==> flow/design.v <==
`timescale 1ns / 1ps
module clock #(parameter start_time = 0, parameter end_time = 100)(
    input wire in,
    input wire rst,
    output reg out,
    output wire rise
);
    reg [31:0] counter;
    assign rise = (counter >= (end_time >> 1)) & ~out;
    always @(posedge in) begin
        if (rst) begin
            counter <= start_time;
            out <= 1'b0;
        end else begin
            counter <= (counter >= (end_time >> 1)) ? 1 : counter + 1;
            out <= (counter >= (end_time >> 1)) ? ~out : out;
        end
    end
endmodule
`timescale 1ns / 1ps
module stopwatch(clk, rst, btnS, btnR, sw, an, seg);
input clk;
input rst;
input btnS, btnR;
input [7:0] sw;
output reg [3:0] an;
output reg [7:0] seg;
reg [3:0] seg_value;
wire [3:0] seg3, seg2, seg1, seg0;
reg adj_sec;
reg adj;
reg digits_on;
wire one_hz_clk;
wire two_hz_clk;
wire segment_clk;
wire blink_clk;
wire debounce_clk;
wire one_hz_rise;
wire two_hz_rise;
wire segment_rise;
wire blink_rise;
wire debounce_rise;
reg [31:0] sec_counter;
reg [1:0] seg_index;
clock #(.start_time(0), .end_time(200)) my_one_hz_clk(.in(clk), .rst(rst), .out(one_hz_clk), .rise(one_hz_rise));
clock #(.start_time(0), .end_time(100)) my_two_hz_clk(.in(clk), .rst(rst), .out(two_hz_clk), .rise(two_hz_rise));
clock #(.start_time(0), .end_time(4)) my_segment_clk(.in(clk), .rst(rst), .out(segment_clk), .rise(segment_rise));
clock #(.start_time(0), .end_time(20)) my_blink_clk(.in(clk), .rst(rst), .out(blink_clk), .rise(blink_rise));
clock #(.start_time(0), .end_time(10)) my_debounce_clk(.in(clk), .rst(rst), .out(debounce_clk), .rise(debounce_rise));
wire [1:0] next_index = seg_index + 2'd1;
assign seg0 = (sec_counter % 60)  % 10;
assign seg1 = (sec_counter % 60)  / 10;
assign seg2 = (sec_counter / 60)  % 10;
assign seg3 = (sec_counter / 600) % 10;
always @(*) begin
    case (next_index)
        0: seg_value = (digits_on || ~sw[1]) ? seg0 : 10;
        1: seg_value = (digits_on || ~sw[1]) ? seg1 : 10;
        2: seg_value = (digits_on ||  sw[1]) ? seg2 : 10;
        default: seg_value = (digits_on ||  sw[1]) ? seg3 : 10;
    endcase
end
always @(posedge clk) begin
    if (rst) begin
        adj_sec   <= 1'b0;
        adj       <= 1'b0;
        seg_index <= 2'd0;
        an        <= 4'b1111;
        seg       <= 8'b11111111;
    end else if (segment_rise) begin
        adj_sec   <= sw[1];
        adj       <= sw[0];
        seg_index <= next_index;
        an        <= ~(4'b0001 << next_index);
        case (seg_value)
            0: seg <= ~8'b11111100;
            1: seg <= ~8'b01100000;
            2: seg <= ~8'b11011010;
            3: seg <= ~8'b11110010;
            4: seg <= ~8'b01100110;
            5: seg <= ~8'b10110110;
            6: seg <= ~8'b10111110;
            7: seg <= ~8'b11100000;
            8: seg <= ~8'b11111110;
            9: seg <= ~8'b11110110;
            default: seg <= 8'b11111111;
        endcase
    end
end
reg [1:0] reset_state;
reg [2:0] pause_state;
reg stop_tick;
reg has_ticked_once;
wire [1:0] reset_sample = {btnR, reset_state[1]};
wire [2:0] pause_sample = {pause_state[2] && btnS, btnS, pause_state[1]};
always @(posedge clk) begin
    if (rst) begin
        reset_state     <= 2'b00;
        pause_state     <= 3'b000;
        stop_tick       <= 1'b0;
        has_ticked_once <= 1'b0;
        sec_counter     <= 32'd0;
    end else if (debounce_rise) begin
        if (reset_sample == 2'b11) begin
            reset_state <= 2'b00;
            pause_state <= pause_sample;
            sec_counter <= 0;
        end else if (pause_sample == 3'b011) begin
            reset_state <= reset_sample;
            pause_state <= 3'b100;
            stop_tick   <= ~stop_tick;
        end else begin
            reset_state <= reset_sample;
            pause_state <= pause_sample;
            if (adj ? two_hz_clk : one_hz_clk) begin
                if (~has_ticked_once && ~stop_tick) begin
                    has_ticked_once <= 1'b1;
                    if (adj && ~adj_sec) begin
                        sec_counter <= (sec_counter / 60 >= 99)
                                  ? (sec_counter % 60)
                                  : (sec_counter + 60);
                    end else if (adj) begin
                        sec_counter <= (sec_counter / 60) * 60 + ((sec_counter + 1) % 60);
                    end else begin
                        sec_counter <= sec_counter + 1;
                    end
                end
            end else has_ticked_once <= 1'b0;
        end
    end
end
always @(posedge clk) begin
    if (rst)
        digits_on <= 1'b0;
    else if (blink_rise)
        digits_on <= (~adj || ~digits_on);
end
endmodule
## Step by step through the tools: stopwatch

Tool output for the design above, in the order of the flow.
Line numbers count from 1 in the design file above.
Library cell names are shortened.
A cell with - has no value.

- Top module: stopwatch
- Clock: clk
- Cell library: sky130hd
- Library corner: tt_025C_1v80

## Word-level counts

Counts by Yosys on the flattened word-level netlist (proc, flatten, opt, wreduce; memories kept). Register bits leave out memories and registers merged into their read ports (data or address). Print and check cells are left out. Cells with the same type and inputs are merged into one.
Memory sizes are those after Yosys's memory passes, which may raise the word count (mostly to a power of two), join words into wider ones and drop unused or constant bits.

- $add $sub $neg: 9
- $mul: 1
- Divide/modulo/power cells: 8
- $lt $le $gt $ge: 6
- Equal/unequal tests: 6
- Shifts and indexed selects: 1
- Mux-type cells: 23
- Bitwise operators: 17
- Reductions and logical operators: 17

Operators with widths:

| operator | number |
|---|---|
| 32-bit by 4-bit remainder unit with 32-bit output with constant B | 3 |
| 32-bit by 6-bit remainder unit with 32-bit output with constant B | 2 |
| 32-bit by 10-bit divider with 32-bit output with constant B | 1 |
| 32-bit 2-to-1 mux | 7 |
| 32-bit by 1-bit adder with 32-bit output with constant B | 6 |
| 32-bit by 6-bit divider with 32-bit output with constant B | 1 |
| 32-bit by 4-bit divider with 32-bit output with constant B | 1 |
| 32-bit by 4-bit multiplier with 30-bit output with constant B | 1 |
| 32-bit by 7-bit greater-or-equal comparator with 1-bit output with constant B | 2 |
| 32-bit by 2-bit greater-or-equal comparator with 1-bit output with constant B | 1 |
| 32-bit by 3-bit greater-or-equal comparator with 1-bit output with constant B | 1 |
| 32-bit adder | 1 |
| 32-bit by 4-bit greater-or-equal comparator with 1-bit output with constant B | 1 |
| 32-bit by 6-bit adder with 32-bit output with constant B | 1 |
| 32-bit by 6-bit greater-or-equal comparator with 1-bit output with constant B | 1 |
| 4-bit 2-to-1 mux | 4 |
| 1-bit inverter | 13 |
| 4-bit parallel mux with 3-bit select | 1 |
| 2-bit OR reduction | 5 |
| 4-bit AND reduction | 2 |
| 1-bit 2-to-1 mux | 8 |
| 3-bit 2-to-1 mux | 2 |
| 1-bit by 2-bit left shift with 4-bit output with constant A | 1 |
| 2-bit == test with constant B | 2 |
| 2-bit nonzero test | 2 |
| 4-bit inverter | 1 |
| 1-bit AND | 3 |
| 1-bit logical AND | 3 |

Other operator kinds: 9; their cells: 11.

- Register bits: 221
- Bits in read-only memories: 112
- Word width x clocked read ports: 7
- Memories kept: 1
- Output and inout port bits: 12
- Word-level cells: 115

Memories:

| name | words | bits a word | read ports | write ports | RTL line | text |
|---|---|---|---|---|---|---|
| (name not given) | 16 | 7 | 1 | 0 | 75 | `case (seg_value)` |

## Depth

Depth = most cells in a row (Yosys ltp): at word level without a register or memory, in the mapped netlist without a sequential cell, where the memories' decode and read muxes count.

- Depth in word-level cells: 9
- ABC_AREA: 0
- Mapped depth: 111

## Mapped cells and area

The flow's flattened synthesis, as Yosys stat reports it; memories are mapped. The netlist is that of the ABC_AREA named above (0 if unset); the other value can give another one.
Totals and module areas in this step are rounded.

Cell types:

| type | number |
|---|---|
| dfxtp_1 | 218 |
| xnor2_1 | 207 |
| a21oi_1 | 301 |
| nor2_1 | 402 |
| o21ai_0 | 276 |
| nand2_1 | 352 |
| ha_1 | 103 |
| fa_1 | 52 |
| nor3_1 | 157 |
| inv_1 | 169 |
| mux2i_1 | 61 |
| nand3_1 | 119 |
| a211oi_1 | 73 |
| xor2_1 | 60 |
| clkbuf_1 | 135 |
| a21o_1 | 66 |
| nor4_1 | 79 |
| o211ai_1 | 61 |

Other cell types: 120; their cells: 1304.

- Cell count: 4195
- Cell area after synthesis: 30300 um^2
- Flip-flops: 218

The figures by module come from a second, unflattened synthesis with its own total; it is not the netlist above.

- Cell total of the unflattened synthesis: 4263
- Area (unflattened synthesis): 30800 um^2

Rows give one instance, submodules left out.

By module:

| module | times used | cells | area (um^2) |
|---|---|---|---|
| stopwatch | 1 | 3941 | 26500 |
| clock | 1 | 73 | 907 |
| clock | 1 | 64 | 885 |
| clock | 1 | 68 | 876 |
| clock | 1 | 60 | 853 |
| clock | 1 | 57 | 846 |

## Timing after synthesis

OpenSTA on the mapped netlist: ideal clock, no wires. The path of least setup slack (recovery checks aside). Input and output delay are each 20% of the period. Register names are those of the netlist, which keeps one name where synthesis merged equal registers.

- Kind: reg2reg
- From: register sec_counter[3]
- To: register sec_counter[31]
- Period: 30.0 ns
- Launch time at the first pin: 0.000 ns
- Data arrival time: 20.801 ns
- Data required time: 29.872 ns
- Setup slack: 9.071 ns
- Delay of the path: 20.929 ns
- Driving pins on the path: 106
- Path buffers: 6
- Synthesis period reached: 20.929 ns

"delay of the path" is the arrival time less input delay plus setup time.
"driving pins on the path" counts driving pins, that of a launching flip-flop among them; a cell with two outputs on the path counts twice.
"synthesis period reached" is the clock period less the worst setup slack; recovery checks do not enter. This is arithmetic on one report: input and output delays are still those of the set period (20% each).
The rows between start and end are the longest chain of elaborated cells between them; the timing report does not say that the signal goes this way. Where chains are equally long, one stands for them.
A line is the first line of the expression or statement that the cell stems from. Yosys adds cells for indexed reads and writes and turns some case tables into memories.
At most two assigning lines are given for a register; there are more.

- Cell sequence: dfxtp_1 > clkbuf_1 > inv_1 > ha_1 > nor4b_2 > nand4_1 > buf_2 > nor4_2 > o211ai_1 > xnor2_1 > clkbuf_1 > nand4_1 > nor3_1 > nor2_1 > maj3_1 > o21ai_1 > o21bai_1 > a211o_1 > (+70 left out) > o21bai_1 > a21o_1 > a21o_1 > a21oi_1 > nor2b_1 > o21a_1 > o21a_1 > o21a_1 > o21ai_0 > nand2b_1 > a21oi_1 > o21bai_1 > a21oi_1 > xnor2_1 > a221oi_1 > a211oi_1 > a21oi_1 > nor2_1
- Cells in the longest elaborated chain: 9
- Elaborated cells on any way between the ends: 15
- Those cells by class: add/sub (3); mul (1); div (3); compare (1); mux (7)

Ends and longest elaborated chain, post-synthesis:

| item | RTL line | text |
|---|---|---|
| from (decl) | 43 | `reg [31:0] sec_counter;` |
| from (assign) | 119 | `sec_counter <= (sec_counter / 60 >= 99)` |
| from (assign) | 123 | `sec_counter <= (sec_counter / 60) * 60 + ((sec_counter + 1) % 60);` |
| 32-bit by 6-bit divider with 32-bit output | 123 |  |
| 32-bit by 4-bit multiplier with 30-bit output | 123 |  |
| 32-bit adder | 123 |  |
| 32-bit 2-to-1 mux | 122 | `end else if (adj) begin` |
| 32-bit 2-to-1 mux | 118 | `if (adj && ~adj_sec) begin` |
| 32-bit 2-to-1 mux | 116 | `if (~has_ticked_once && ~stop_tick) begin` |
| 32-bit 2-to-1 mux | 115 | `if (adj ? two_hz_clk : one_hz_clk) begin` |
| 32-bit 2-to-1 mux | 108 | `end else if (pause_sample == 3'b011) begin` |
| 32-bit 2-to-1 mux | 104 | `if (reset_sample == 2'b11) begin` |
| to (assign) | 119 |  |
| to (assign) | 123 |  |
| to (decl) | 43 |  |

## Timing after layout

Path of least setup slack in the final report of job 2 (OpenROAD, finished layout, wires in). Where an end is a register, its clock arrival counts in the times.

- Kind: reg2reg
- From: register sec_counter[3]
- To: register sec_counter[31]
- Period: 40.4 ns
- Launch time at the first pin: 0.50 ns
- Data arrival time: 26.99 ns
- Data required time: 40.77 ns
- Setup slack: 13.78 ns
- Driving pins on the path: 90
- Path buffers: 1

The rows between start and end are the longest chain of elaborated cells between them; the timing report does not say that the signal goes this way. Where chains are equally long, one stands for them.
At most two assigning lines are given for a register; there are more.

- Cell sequence: dfxtp_1 > inv_1 > ha_1 > nor4b_2 > buf_4 > nand4_1 > nor3_1 > a21oi_1 > inv_2 > o21ai_0 > nand3_1 > o31ai_1 > a31oi_1 > nand3_1 > a32o_1 > a2111oi_2 > o32ai_1 > mux2i_1 > (+54 left out) > o21bai_1 > a21o_1 > a21o_1 > a21oi_1 > nor2b_1 > o21a_1 > o21a_1 > o21a_1 > o21ai_0 > nand2b_1 > a21oi_1 > o21bai_1 > a21oi_1 > xnor2_1 > a221oi_1 > a211oi_1 > a21oi_1 > nor2_1
- Cells in the longest elaborated chain: 9
- Elaborated cells on any way between the ends: 15
- Those cells by class: add/sub (3); mul (1); div (3); compare (1); mux (7)

Ends and longest elaborated chain, after layout:

| item | RTL line | text |
|---|---|---|
| from (decl) | 43 | `reg [31:0] sec_counter;` |
| from (assign) | 119 | `sec_counter <= (sec_counter / 60 >= 99)` |
| from (assign) | 123 | `sec_counter <= (sec_counter / 60) * 60 + ((sec_counter + 1) % 60);` |
| 32-bit by 6-bit divider with 32-bit output | 123 |  |
| 32-bit by 4-bit multiplier with 30-bit output | 123 |  |
| 32-bit adder | 123 |  |
| 32-bit 2-to-1 mux | 122 | `end else if (adj) begin` |
| 32-bit 2-to-1 mux | 118 | `if (adj && ~adj_sec) begin` |
| 32-bit 2-to-1 mux | 116 | `if (~has_ticked_once && ~stop_tick) begin` |
| 32-bit 2-to-1 mux | 115 | `if (adj ? two_hz_clk : one_hz_clk) begin` |
| 32-bit 2-to-1 mux | 108 | `end else if (pause_sample == 3'b011) begin` |
| 32-bit 2-to-1 mux | 104 | `if (reset_sample == 2'b11) begin` |
| to (assign) | 119 |  |
| to (assign) | 123 |  |
| to (decl) | 43 |  |

Settings and measured results of 5 stored flow runs for module stopwatch (sky130hd), not sorted in any way. The constraints put input and output delay at 20% of the set period each and load the outputs with 0.01 pF.
By "achieved period" is meant the clock period of the run minus its worst setup slack. This is arithmetic on one report: input and output delays are still those of the set period (20% each).
By "worst path time" is meant the share of the clock period that the worst setup path is allowed (20% is reserved at inputs, 20% at outputs), minus its slack. Clock arrival times at its registers enter into it.
Measured values are rounded.
A setting shown as -- is not set for that run.
Among the results, -- means that no value is shown for the run.

| setting or result | job 1 | job 2 | job 3 | job 4 | job 5 |
|---|---|---|---|---|---|
| ABC_AREA | 0 | -- | 0 | 1 | -- |
| CELL_PAD_IN_SITES_DETAIL_PLACEMENT | 2 | -- | 0 | -- | -- |
| CELL_PAD_IN_SITES_GLOBAL_PLACEMENT | 3 | -- | -- | -- | -- |
| CORE_ASPECT_RATIO | 1.17 | -- | 1.27 | -- | -- |
| CORE_UTILIZATION | 66 | 40 | 54 | 40 | 40 |
| CTS_CLUSTER_DIAMETER | 314 | -- | 276 | -- | -- |
| GPL_TIMING_DRIVEN | 0 | -- | 1 | -- | -- |
| MAX_ROUTING_LAYER | met4 | -- | met4 | -- | -- |
| PLACE_DENSITY | 0.89 | -- | -- | -- | -- |
| period_ns | 31.5 | 40.4 | 31.5 | 23.0 | 30.0 |
| CAP_MARGIN | 20 | 20 | 35 | 20 | 20 |
| CORE_MARGIN | 2 | 2 | 2 | 2 | 2 |
| SLEW_MARGIN | 20 | 20 | 25 | 20 | 20 |
| CTS_CLUSTER_SIZE | -- | -- | 31 | -- | -- |
| GPL_ROUTABILITY_DRIVEN | -- | -- | 0 | -- | -- |
| HOLD_SLACK_MARGIN | -- | -- | -0.09 | -- | -- |
| PLACE_DENSITY_LB_ADDON | -- | -- | 0.19 | -- | -- |
| SETUP_SLACK_MARGIN | -- | -- | 5.0 | -- | -- |
| TNS_END_PERCENT | -- | -- | 85 | -- | -- |
| achieved period (ns) | -- | 26.618 | 24.477 | 20.535 | 27.064 |
| total negative setup slack (ns) | -- | 0.000 | 0.000 | 0.000 | 0.000 |
| worst hold slack after layout (ns) | -- | 0.462 | 0.475 | 0.452 | 0.462 |
| worst path time (ns) | -- | 26.62 | 24.48 | 20.54 | 27.06 |
| type of the worst setup path | -- | reg2reg | reg2reg | reg2reg | reg2reg |
| standard-cell area of the final layout (um^2) | -- | 32600 | 32200 | 29000 | 32600 |
| full die area (um^2) | -- | 78000 | 58000 | 68900 | 78000 |
| smallest setup slack (ns) | -- | 13.8 | 7.02 | 2.46 | 2.94 |
| final design utilization (%) | -- | 43.7 | 58.1 | 44.0 | 43.6 |
| synthesis area (um^2) | -- | 30300 | 30300 | 26700 | 30300 |

Job 1: incomplete, placement halted on GPL-0301
